==> flow/design.v <==
    `timescale 1ns / 1ps
    module chip8_cpu (
        input wire clk,
        input wire reset,
        input wire [7:0] mem_data_in,
        input wire [15:0] key_pressed,
        output reg mem_read,
        output reg [11:0] mem_addr_out,
        output reg [7:0] mem_data_out,
        output reg mem_write
    );
        reg [11:0]    pc;
        reg [11:0]    I;
        reg [7:0]     V[0:15];
        reg [15:0]    opcode;
        reg [3:0]     state;
        reg [3:0]     pc_data;
        reg [11:0]    stack[0:15];
        reg [7:0]     opcode_fh;
        reg [7:0]     opcode_sh;
        reg [7:0]     delay_timer,sound_timer; 
        reg [20:0]    one_hz;
        reg [3:0]     i;
        reg [15:0]    lfsr;       
        reg [1:0]     bcd_step;   
        wire [7:0]    vx = V[opcode[11:8]];
        wire [7:0]    vy = V[opcode[7:4]];
        wire [8:0]    add_xy = {1'b0, vx} + {1'b0, vy};
        wire [7:0]    bcd_h = vx / 8'd100;
        wire [7:0]    bcd_t = (vx / 8'd10) % 8'd10;
        wire [7:0]    bcd_o = vx % 8'd10;
        reg  [3:0]    key_idx;
        integer       k;
        always @(*) begin
            key_idx = 4'd0;
            for (k = 15; k >= 0; k = k - 1)
                if (key_pressed[k]) key_idx = k[3:0];
        end
        localparam FETCH1 = 0;
        localparam FETCH1_WAIT = 1;
        localparam FETCH2 = 2;
        localparam FETCH2_WAIT = 3;
        localparam LASTFETCH = 4;
        localparam EXECUTE = 5;
        localparam LASTFETCH_WAIT = 6;
        localparam STORE = 7;
        localparam RETRIEVE = 8;
        localparam RETRIEVE_WAIT = 9;
        localparam RETRIEVE_WAIT2 = 10;
        localparam BCD = 11;
        localparam KEYWAIT = 12;
        always @(posedge clk or posedge reset) begin
            if(reset) begin
                pc <= 12'h200;
                state <= FETCH1;
                opcode <= 0;
                I <= 12'd0;
                opcode_fh <= 0;
                opcode_sh <= 0;
                mem_read <= 0;
                mem_write <= 0;
                delay_timer <= 0;
                pc_data <= 0;
                one_hz <= 0;
                sound_timer <= 0;
                lfsr <= 16'hACE1;
                bcd_step <= 0;
            end else begin
                if (one_hz == 833333) begin  
                    one_hz <= 0;
                    if (delay_timer > 0)
                        delay_timer <= delay_timer - 1;
                    if (sound_timer > 0)
                        sound_timer <= sound_timer - 1;
                end else begin
                    one_hz <= one_hz + 1;
                end
                mem_read <= 0;
                mem_write <= 0;
            case(state)
                FETCH1: begin
                    mem_addr_out <= pc;
                    mem_read <= 1;
                    state <= FETCH1_WAIT;
                end
                FETCH1_WAIT: begin
                    state <= FETCH2;
                end
                FETCH2: begin
                    opcode_fh <= mem_data_in;
                    mem_addr_out <= pc + 1;
                    mem_read <= 1;
                    state <= FETCH2_WAIT;
                end
                FETCH2_WAIT: begin
                    state <= LASTFETCH;
                end
                LASTFETCH: begin
                    opcode_sh <= mem_data_in;
                    state <= LASTFETCH_WAIT;
                end 
                LASTFETCH_WAIT: begin
                    opcode <= {opcode_fh, opcode_sh};
                    state <= EXECUTE;
                end
                EXECUTE: begin
                    pc <= pc + 2;
                    state <= FETCH1;
                    case(opcode[15:12])                     
                        4'h6: begin
                            V[opcode[11:8]] <= opcode[7:0];
                        end
                        4'h7: begin
                            V[opcode[11:8]] <= V[opcode[11:8]] + opcode[7:0];
                        end
                        4'h1: begin
                            pc <= opcode[11:0];
                        end 
                        4'h2: begin
                            stack[pc_data] <= pc + 2;
                            pc <= opcode[11:0];
                            pc_data <= pc_data + 1;
                        end
                        4'h9: begin
                            if (vx != vy)
                                pc <= pc + 4;
                        end
                        4'h5: begin
                            if (vx == vy)
                                pc <= pc + 4;
                        end
                        4'h3: begin
                            if (vx == opcode[7:0])
                                pc <= pc + 4;
                        end
                        4'h4: begin
                            if (vx != opcode[7:0])
                                pc <= pc + 4;
                        end
                        4'h8: begin
                            case(opcode[3:0])
                                4'h0: V[opcode[11:8]] <= vy;
                                4'h1: V[opcode[11:8]] <= vx | vy;
                                4'h2: V[opcode[11:8]] <= vx & vy;
                                4'h3: V[opcode[11:8]] <= vx ^ vy;
                                4'h4: begin
                                    V[opcode[11:8]] <= add_xy[7:0];
                                    V[15] <= {7'd0, add_xy[8]};
                                end
                                4'h5: begin
                                    V[opcode[11:8]] <= vx - vy;
                                    V[15] <= {7'd0, vx >= vy};
                                end
                                4'h6: begin
                                    V[opcode[11:8]] <= vx >> 1;
                                    V[15] <= {7'd0, vx[0]};
                                end 
                                4'h7: begin
                                    V[opcode[11:8]] <= vy - vx;
                                    V[15] <= {7'd0, vy >= vx};
                                end
                                4'hE: begin
                                    V[opcode[11:8]] <= vx << 1;
                                    V[15] <= {7'd0, vx[7]};
                                end
                                default: ;
                            endcase
                        end
                        4'hA: begin 
                            I <= opcode[11:0];
                        end
                        4'hB: begin
                            pc <= opcode[11:0] + {4'd0, V[0]};
                        end
                        4'hC: begin
                            V[opcode[11:8]] <= opcode[7:0] & lfsr[7:0];
                            lfsr <= {lfsr[14:0], lfsr[15] ^ lfsr[13] ^ lfsr[12] ^ lfsr[10]};
                        end
                        4'hE: begin
                            case(opcode[7:0])
                                8'h9E: begin
                                    if (key_pressed[vx[3:0]])
                                        pc <= pc + 4;
                                end
                                8'hA1: begin
                                    if (key_pressed[vx[3:0]] != 1)
                                        pc <= pc + 4;
                                end
                                default: ;
                            endcase        
                        end    
                        4'hF: begin
                            case(opcode[7:0])
                                8'h07: begin
                                    V[opcode[11:8]] <= delay_timer;
                                end
                                8'h0A: begin
                                    pc <= pc;
                                    state <= KEYWAIT;
                                end
                                8'h15: begin
                                    delay_timer <= V[opcode[11:8]];
                                end
                                8'h18: begin
                                    sound_timer <= V[opcode[11:8]];
                                end
                                8'h1E: begin
                                    I <= I + V[opcode[11:8]];
                                end
                                8'h29: begin
                                    I <= {8'd0, vx[3:0]} * 12'd5;
                                end
                                8'h33: begin
                                    pc <= pc;
                                    bcd_step <= 0;
                                    state <= BCD;
                                end
                                8'h55: begin
                                    pc <= pc;
                                    i <= 0;
                                    state <= STORE;
                                end
                                8'h65: begin
                                    pc <= pc;
                                    i <= 0;
                                    state <= RETRIEVE;
                                end 
                                default: ;
                            endcase
                        end
                        4'hD: begin    
                        end
                        4'h0: begin
                            if (opcode[11:0] == 12'h0EE) begin
                                pc <= stack[pc_data - 1];
                                pc_data <= pc_data - 1;
                            end
                        end
                        default: ;
                    endcase 
                end
                STORE: begin 
                    mem_addr_out <= I + i;
                    mem_data_out <= V[i];
                    mem_write <= 1;
                    if (i == opcode[11:8]) begin
                        pc <= pc + 2;
                        state <= FETCH1;
                    end else begin
                        i <= i+1;
                        state <= STORE;
                    end
                end
                RETRIEVE: begin
                    mem_addr_out <= I + i;
                    mem_read <= 1;
                    state <= RETRIEVE_WAIT;
                end
                RETRIEVE_WAIT: begin
                    state <= RETRIEVE_WAIT2;
                end
                RETRIEVE_WAIT2: begin
                  V[i] <= mem_data_in;
                  if (i == opcode[11:8]) begin
                      pc <= pc + 2;
                      state <= FETCH1;
                  end else begin
                      i <= i + 1;
                      state <= RETRIEVE;
                  end
                end
                BCD: begin
                    mem_addr_out <= I + bcd_step;
                    mem_data_out <= (bcd_step == 0) ? bcd_h : (bcd_step == 1) ? bcd_t : bcd_o;
                    mem_write <= 1;
                    if (bcd_step == 2) begin
                        pc <= pc + 2;
                        state <= FETCH1;
                    end else begin
                        bcd_step <= bcd_step + 1;
                    end
                end
                KEYWAIT: begin
                    if (key_pressed != 16'd0) begin
                        V[opcode[11:8]] <= {4'd0, key_idx};
                        pc <= pc + 2;
                        state <= FETCH1;
                    end
                end
                default: state <= FETCH1;
            endcase
          end
        end
    endmodule
Hand-over note for chip8_cpu

== Reports on chip8_cpu ==
Module chip8_cpu before and after one edit of its RTL, step after step.
Lines under "original" count in the file above, lines under "edited" in the edited file.
"difference" is "edited" less "original", of the values as shown; "rel. change" is that difference over "original", in percent.
Library cell names are shortened.
The mark -- stands for no value.

* Design top: chip8_cpu
* Clock: clk
* Cell library: sky130hd
* Corner: tt_025C_1v80

== The edit ==
The edit as a unified diff against the file above.
The edit is scripted: it alters the design's behaviour and was not made to optimise anything.

<pre>
@@ -50,21 +50,6 @@
         localparam BCD = 11;
         localparam KEYWAIT = 12;
-        always @(posedge clk or posedge reset) begin
-            if(reset) begin
-                pc <= 12'h200;
-                state <= FETCH1;
-                opcode <= 0;
-                I <= 12'd0;
-                opcode_fh <= 0;
-                opcode_sh <= 0;
-                mem_read <= 0;
-                mem_write <= 0;
-                delay_timer <= 0;
-                pc_data <= 0;
-                one_hz <= 0;
-                sound_timer <= 0;
-                lfsr <= 16'hACE1;
-                bcd_step <= 0;
-            end else begin
+        always @(posedge clk) begin
+            begin
                 if (one_hz == 833333) begin  
                     one_hz <= 0;
</pre>

== Word level ==
Counts by Yosys on the flattened word-level netlist (proc, flatten, opt, wreduce). Print and check cells are left out.
Yosys's memory passes give these memory sizes; they may raise the number of words (mostly to a power of two), join words into wider ones and drop unused or constant bits.

{| class="wikitable"
|+ Cells by class
! item !! original !! edited !! difference !! rel. change (%)
|-
| div/mod/pow operators || 4 || 4 || 0 || 0.00
|-
| add/sub/neg operators || 17 || 17 || 0 || 0.00
|-
| reduce/logical cells || 66 || 33 || -33 || -50.00
|-
| shift-type cells || 1 || 1 || 0 || 0.00
|-
| multipliers || 1 || 1 || 0 || 0.00
|-
| order comparisons || 3 || 3 || 0 || 0.00
|-
| eq/ne operators || 377 || 65 || -312 || -82.76
|-
| bitwise gates (word level) || 8 || 136 || +128 || +1600.00
|-
| muxes and demuxes || 385 || 295 || -90 || -23.38
|}

{| class="wikitable"
|+ Operators with widths
! kind !! original !! edited !! difference !! rel. change (%)
|-
| 8-bit two-way mux || 279 || 84 || -195 || -69.89
|-
| 4-bit != test with constant B || 139 || 0 || -139 || -100.00
|-
| 1-bit two-way mux || 2 || 137 || +135 || +6750.00
|-
| 1-bit OR || 0 || 129 || +129 || --
|-
| 3-bit != test with constant B || 67 || 2 || -65 || -97.01
|-
| 4-bit == test with constant B || 53 || 14 || -39 || -73.58
|-
| 2-bit != test with constant B || 40 || 8 || -32 || -80.00
|-
| 4-bit by 3-bit == test with 1-bit output with constant B || 32 || 12 || -20 || -62.50
|-
| 8-bit case mux with 3-bit select || 16 || 0 || -16 || -100.00
|-
| 8-bit case mux with 5-bit select || 16 || 0 || -16 || -100.00
|-
| 8-bit case mux with 9-bit select || 16 || 0 || -16 || -100.00
|-
| 4-bit AND reduction || 17 || 2 || -15 || -88.24
|-
| 21-bit AND reduction || 15 || 0 || -15 || -100.00
|-
| 4-bit by 2-bit == test with 1-bit output with constant B || 16 || 6 || -10 || -62.50
|-
| 8-bit case mux with 2-bit select || 1 || 11 || +10 || +1000.00
|-
| 4-bit two-way mux || 24 || 31 || +7 || +29.17
|-
| 15-bit OR reduction || 0 || 6 || +6 || --
|-
| 4-bit by 1-bit == test with 1-bit output with constant B || 8 || 3 || -5 || -62.50
|-
| 4-bit zero test || 8 || 3 || -5 || -62.50
|-
| 1-bit case mux with 2-bit select || 0 || 4 || +4 || --
|-
| 8-bit case mux with 16-bit select || 3 || 0 || -3 || -100.00
|-
| 12-bit two-way mux || 11 || 13 || +2 || +18.18
|-
| 2-bit AND reduction || 4 || 2 || -2 || -50.00
|-
| 5-bit AND reduction || 2 || 1 || -1 || -50.00
|-
| 3-bit nonzero test || 2 || 1 || -1 || -50.00
|-
| 21-bit two-way mux || 1 || 0 || -1 || -100.00
|-
| 11-bit != test with constant B || 1 || 0 || -1 || -100.00
|-
| 6-bit != test with constant B || 1 || 0 || -1 || -100.00
|}

Not every row of either side is listed.

{| class="wikitable"
|+ Bit counts
! item !! original !! edited !! difference !! rel. change (%)
|-
| latch bits || 0 || 0 || 0 || --
|-
| input port bits || 26 || 26 || 0 || 0.00
|-
| RAM bits || 0 || 320 || +320 || --
|-
| flip-flop bits (word level) || 457 || 137 || -320 || -70.02
|-
| output and inout bits || 22 || 22 || 0 || 0.00
|-
| elaborated cells || 910 || 573 || -337 || -37.03
|-
| memory cells || 0 || 2 || +2 || --
|-
| memory bits (read-only) || 0 || 0 || 0 || --
|-
| word width x clocked read ports || 0 || 24 || +24 || --
|}

{| class="wikitable"
|+ Memory list
! item !! original !! edited
|-
| shape (words x width / read and write ports) || (none) || stack 16 x 12 bit 1R1W; V 16 x 8 bit 4R2W
|}

== Longest topological paths ==
Yosys ltp: most cells in a row. Word level: on the elaborated netlist, between registers, memories and ports. Mapped: between sequential cells and ports; inverters and the memories' decode and read muxes count.

{| class="wikitable"
|+ Depth
! item !! original !! edited !! difference !! rel. change (%)
|-
| depth in word-level cells || 19 || 20 || +1 || +5.26
|-
| ABC_AREA || 0 || 0 || -- || --
|-
| gate-level depth with buffers || 59 || 58 || -1 || -1.69
|}

== After synthesis ==
The flow's flattened synthesis, as Yosys stat reports it; memories are mapped. The netlist is that of the ABC_AREA named above (0 if unset); the other value can give another one.

{| class="wikitable"
|+ Cell types
! type !! original !! edited !! difference !! rel. change (%)
|-
| dfrtp_1 || 112 || 0 || -112 || -100.00
|-
| mux4_2 || 10 || 113 || +103 || +1030.00
|-
| nand2_1 || 252 || 159 || -93 || -36.90
|-
| o21ai_0 || 180 || 95 || -85 || -47.22
|-
| edfxtp_1 || 344 || 419 || +75 || +21.80
|-
| a22oi_1 || 76 || 11 || -65 || -85.53
|-
| a221oi_1 || 63 || 11 || -52 || -82.54
|-
| clkbuf_1 || 124 || 79 || -45 || -36.29
|-
| a22o_1 || 45 || 2 || -43 || -95.56
|-
| dfxtp_1 || 0 || 42 || +42 || --
|-
| mux2_2 || 53 || 17 || -36 || -67.92
|-
| nor2_1 || 209 || 175 || -34 || -16.27
|-
| a21oi_1 || 145 || 112 || -33 || -22.76
|-
| nand3_1 || 87 || 54 || -33 || -37.93
|-
| nand4_1 || 35 || 17 || -18 || -51.43
|-
| a32oi_1 || 20 || 2 || -18 || -90.00
|-
| mux2i_1 || 49 || 66 || +17 || +34.69
|-
| o211ai_1 || 14 || 31 || +17 || +121.43
|}

Not every row of either side is listed.

{| class="wikitable"
|+ Mapped netlist
! item !! original !! edited !! difference !! rel. change (%)
|-
| mapped flip-flops || 466 || 461 || -5 || -1.07
|-
| buffer cells || 170 || 112 || -58 || -34.12
|-
| synthesis area (µm²) || 28250.8 || 26573.0 || -1677.8 || -5.94
|-
| cells in the netlist || 2738 || 2195 || -543 || -19.83
|}

== Path before layout ==
Path of least setup slack by OpenSTA after synthesis, without wires, with an ideal clock, recovery checks aside; 20% of the period is set as input and as output delay. Where synthesis merged equal registers, the netlist keeps one of their names.

{| class="wikitable"
|+ Path post-synthesis
! item !! original !! edited !! difference !! rel. change (%)
|-
| path type || register to register || register to register || -- || --
|-
| start || reg opcode[8] || reg (no name shown) || -- || --
|-
| end || reg mem_data_out[2] || reg mem_data_out[5] || -- || --
|-
| stages || 55 || 56 || +1 || +1.82
|-
| delay of the path (ns) || 11.199 || 11.255 || +0.056 || +0.50
|-
| setup slack (ns) || 0.801 || 0.745 || -0.056 || --
|-
| period (ns) || 12.0 || 12.0 || 0.0 || 0.00
|-
| arrival (ns) || 10.938 || 11.086 || +0.148 || +1.35
|-
| period reached after synthesis (ns) || 11.199 || 11.255 || +0.056 || +0.50
|}

"delay of the path" = arrival - input delay + setup time.
"stages": output pins that drive a net of the path, with the launching flip-flop's if there is one; two outputs of one cell count as two.
"period reached after synthesis" is the clock period less the worst setup slack; recovery checks do not enter. This is arithmetic on one report: input and output delays are still those of the set period (20% each).
The rows between start and end are the longest chain of elaborated cells between them; the timing report does not say that the signal goes this way. Where chains are equally long, one stands for them.
A line is the first line of the expression or statement that the cell stems from. Yosys adds cells for indexed reads and writes and turns some case tables into memories.

Between the ends, post-synthesis, original:
* Cell sequence: dfrtp_1 -> buf_4 -> nand2_1 -> nor3_1 -> or4_1 -> o32a_4 -> buf_2 -> ha_1 -> nand3_1 -> nor4b_2 -> a21oi_2 -> mux2i_4 -> ha_1 -> o21ai_0 -> a21oi_1 -> mux2i_1 -> ha_1 -> o21a_1 -> (+19 left out) -> a31o_2 -> o31ai_2 -> xnor2_1 -> mux2_2 -> ha_1 -> nand2_1 -> nor3b_1 -> mux2i_1 -> nor2b_1 -> o311a_1 -> a211o_1 -> nor4_4 -> or3_1 -> nand2_1 -> inv_2 -> ha_1 -> a21o_1 -> a221o_1
* Cells in the longest elaborated chain: 7
* Elaborated cells on any way between the ends: 24
* Those cells by class: div: 4; eq/ne: 15; mux: 4; reduce/logical: 1

{| class="wikitable"
|+ Ends and longest elaborated chain, post-synthesis, original
! item !! line !! source
|-
| start, declared || 15 || <nowiki>reg [15:0]    opcode;</nowiki>
|-
| start, assigned || 56 || <nowiki>opcode <= 0;</nowiki>
|-
| start, assigned || 103 || <nowiki>opcode <= {opcode_fh, opcode_sh};</nowiki>
|-
| 4-bit == test || 26 || <nowiki>wire [7:0]    vx = V[opcode[11:8]];</nowiki>
|-
| 8-bit case mux with 16-bit select || 26 ||
|-
| 8-bit by 4-bit divider with 8-bit output || 30 || <nowiki>wire [7:0]    bcd_t = (vx / 8'd10) % 8'd10;</nowiki>
|-
| 8-bit by 4-bit modulo with 8-bit output || 30 ||
|-
| 8-bit two-way mux (2 in a row) || 274 || <nowiki>mem_data_out <= (bcd_step == 0) ? bcd_h : (bcd_step == 1) ? bcd_t : bcd_o;</nowiki>
|-
| 8-bit case mux with 2-bit select || 80 || <nowiki>case(state)</nowiki>
|-
| end, assigned || 244 || <nowiki>mem_data_out <= V[i];</nowiki>
|-
| end, assigned || 274 ||
|-
| end, declared || 9 || <nowiki>output reg [7:0] mem_data_out,</nowiki>
|}

Between the ends, post-synthesis, edited:
* Cell sequence: dfxtp_1 -> buf_6 -> mux4_1 -> mux2i_1 -> mux2_2 -> buf_2 -> inv_1 -> ha_1 -> nand3_1 -> a211oi_4 -> nor3_4 -> or2_2 -> ha_1 -> o21ai_0 -> a21oi_1 -> nor3b_1 -> or2_2 -> ha_1 -> (+20 left out) -> o21a_1 -> buf_6 -> nor2b_1 -> xnor2_1 -> ha_1 -> nand4_1 -> nand2_1 -> mux2i_1 -> o21ba_2 -> o221ai_1 -> o211ai_1 -> o41ai_2 -> nor2_1 -> xnor2_1 -> ha_1 -> nor3_1 -> o311a_1 -> o31ai_1

{| class="wikitable"
|+ Ends and longest elaborated chain, post-synthesis, edited
! item !! line !! source
|-
| end, assigned || 229 || <nowiki>mem_data_out <= V[i];</nowiki>
|-
| end, assigned || 259 || <nowiki>mem_data_out <= (bcd_step == 0) ? bcd_h : (bcd_step == 1) ? bcd_t : bcd_o;</nowiki>
|-
| end, declared || 9 || <nowiki>output reg [7:0] mem_data_out,</nowiki>
|}

edited: No chain of elaborated cells between the ends is given.

== Worst path after layout ==
From the final timing report of the runs of pair A: the path of least setup slack in the routed layout; clock arrival at registers is part of the times.

{| class="wikitable"
|+ Path after layout
! item !! original !! edited !! difference !! rel. change (%)
|-
| path type || register to register || register to register || -- || --
|-
| start || reg opcode[9] || reg (no name shown) || -- || --
|-
| end || reg mem_data_out[2] || reg mem_data_out[5] || -- || --
|-
| period (ns) || 11.7 || 11.7 || 0.0 || 0.00
|-
| arrival (ns) || 11.54 || 11.48 || -0.06 || -0.52
|-
| stages || 56 || 56 || 0 || 0.00
|-
| setup slack (ns) || 0.54 || 0.66 || +0.12 || --
|}

The rows between start and end are the longest chain of elaborated cells between them; the timing report does not say that the signal goes this way. Where chains are equally long, one stands for them.

Between the ends, after layout, original:
* Cell sequence: dfrtp_2 -> buf_12 -> a21oi_1 -> a2111oi_0 -> or4_1 -> o32a_4 -> ha_1 -> nand3_2 -> nor4b_4 -> a21o_1 -> nor2_1 -> ha_1 -> o21a_1 -> o21ai_0 -> a21oi_1 -> mux2i_1 -> ha_1 -> o21a_1 -> (+20 left out) -> o31ai_2 -> xnor2_1 -> mux2_2 -> ha_1 -> nand2_1 -> nor3b_4 -> a21oi_1 -> o22ai_1 -> nand2_1 -> o2111ai_1 -> a211o_1 -> nor4_4 -> o21ai_1 -> nand2_2 -> inv_2 -> ha_1 -> a21o_1 -> a221o_1
* Cells in the longest elaborated chain: 7
* Elaborated cells on any way between the ends: 24
* Those cells by class: div: 4; eq/ne: 15; mux: 4; reduce/logical: 1

{| class="wikitable"
|+ Ends and longest elaborated chain, after layout, original
! item !! line !! source
|-
| start, declared || 15 || <nowiki>reg [15:0]    opcode;</nowiki>
|-
| start, assigned || 56 || <nowiki>opcode <= 0;</nowiki>
|-
| start, assigned || 103 || <nowiki>opcode <= {opcode_fh, opcode_sh};</nowiki>
|-
| 4-bit == test || 26 || <nowiki>wire [7:0]    vx = V[opcode[11:8]];</nowiki>
|-
| 8-bit case mux with 16-bit select || 26 ||
|-
| 8-bit by 4-bit divider with 8-bit output || 30 || <nowiki>wire [7:0]    bcd_t = (vx / 8'd10) % 8'd10;</nowiki>
|-
| 8-bit by 4-bit modulo with 8-bit output || 30 ||
|-
| 8-bit two-way mux (2 in a row) || 274 || <nowiki>mem_data_out <= (bcd_step == 0) ? bcd_h : (bcd_step == 1) ? bcd_t : bcd_o;</nowiki>
|-
| 8-bit case mux with 2-bit select || 80 || <nowiki>case(state)</nowiki>
|-
| end, assigned || 244 || <nowiki>mem_data_out <= V[i];</nowiki>
|-
| end, assigned || 274 ||
|-
| end, declared || 9 || <nowiki>output reg [7:0] mem_data_out,</nowiki>
|}

Between the ends, after layout, edited:
* Cell sequence: dfxtp_4 -> buf_12 -> mux4_2 -> nand3b_1 -> and4_2 -> inv_1 -> ha_1 -> and3_1 -> and3_2 -> nor3_1 -> ha_1 -> o21a_1 -> o21ai_2 -> a21oi_4 -> buf_4 -> o21a_1 -> ha_1 -> o21a_1 -> (+20 left out) -> o21a_2 -> nor2b_1 -> xnor2_1 -> ha_1 -> nand2_1 -> nor2_1 -> o211ai_1 -> o311ai_0 -> o221ai_1 -> buf_4 -> nand3_1 -> o41ai_4 -> nor2_2 -> xnor2_2 -> ha_1 -> nor3_1 -> o311a_1 -> o31ai_1

{| class="wikitable"
|+ Ends and longest elaborated chain, after layout, edited
! item !! line !! source
|-
| end, assigned || 229 || <nowiki>mem_data_out <= V[i];</nowiki>
|-
| end, assigned || 259 || <nowiki>mem_data_out <= (bcd_step == 0) ? bcd_h : (bcd_step == 1) ? bcd_t : bcd_o;</nowiki>
|-
| end, declared || 9 || <nowiki>output reg [7:0] mem_data_out,</nowiki>
|}

edited: No chain of elaborated cells between the ends is given.

== Measured runs ==
Runs of the flow (Yosys, OpenROAD) on both versions; the two runs of a pair have the same settings. The constraints put input and output delay at 20% of the set period each and load the outputs with 0.01 pF.

Settings, pair A:
* CORE_UTILIZATION: 40
* period_ns: 11.7
* CAP_MARGIN: 20
* CORE_MARGIN: 2
* SLEW_MARGIN: 20

{| class="wikitable"
|+ Results, pair A
! item !! original !! edited !! difference !! rel. change (%)
|-
| post-route utilization (%) || 45.7 || 46.2 || +0.5 || --
|-
| power consumption (µW) || 5030 || 8428 || +3398 || +67.55
|-
| cell area after synthesis (µm²) || 28250.8 || 26573.0 || -1677.8 || -5.94
|-
| clock period reached (ns) || 11.159 || 11.043 || -0.116 || -1.04
|-
| std-cell area (final layout) (µm²) || 32000.7 || 30345.4 || -1655.3 || -5.17
|-
| setup slack of the worst path (ns) || 0.541 || 0.657 || +0.116 || --
|-
| worst hold slack in the final report (ns) || 0.347 || 0.390 || +0.043 || --
|-
| full die area (µm²) || 72767.8 || 68510.4 || -4257.4 || -5.85
|-
| summed negative setup slack (ns) || 0.000 || 0.000 || 0.000 || --
|}

Settings, pair B:
* ABC_AREA: 0
* CAP_MARGIN: 10
* CORE_MARGIN: 3
* CORE_UTILIZATION: 19
* GPL_ROUTABILITY_DRIVEN: 1
* PLACE_DENSITY_LB_ADDON: 0.25
* period_ns: 8.58
* SLEW_MARGIN: 20

{| class="wikitable"
|+ Results, pair B
! item !! original !! edited !! difference !! rel. change (%)
|-
| post-route utilization (%) || 24.0 || 23.7 || -0.3 || --
|-
| power consumption (µW) || 7276 || 12455 || +5179 || +71.18
|-
| cell area after synthesis (µm²) || 28250.8 || 26573.0 || -1677.8 || -5.94
|-
| clock period reached (ns) || 10.138 || 10.005 || -0.133 || -1.31
|-
| std-cell area (final layout) (µm²) || 35121.2 || 32727.6 || -2393.6 || -6.82
|-
| setup slack of the worst path (ns) || -1.558 || -1.425 || +0.133 || --
|-
| worst hold slack in the final report (ns) || 0.352 || 0.418 || +0.066 || --
|-
| full die area (µm²) || 153351.0 || 144381.0 || -8970.0 || -5.85
|-
| summed negative setup slack (ns) || -11.083 || -10.136 || +0.947 || --
|}

"clock period reached" is the run's clock period less its worst setup slack. It is reckoned from that one timing run; input and output delays stay at 20% of the period that was set.
By "power consumption" is meant OpenSTA's value without simulated activity: inputs other than the clock are taken to toggle once in ten clock periods, and the tool carries that through the logic.

End of note.
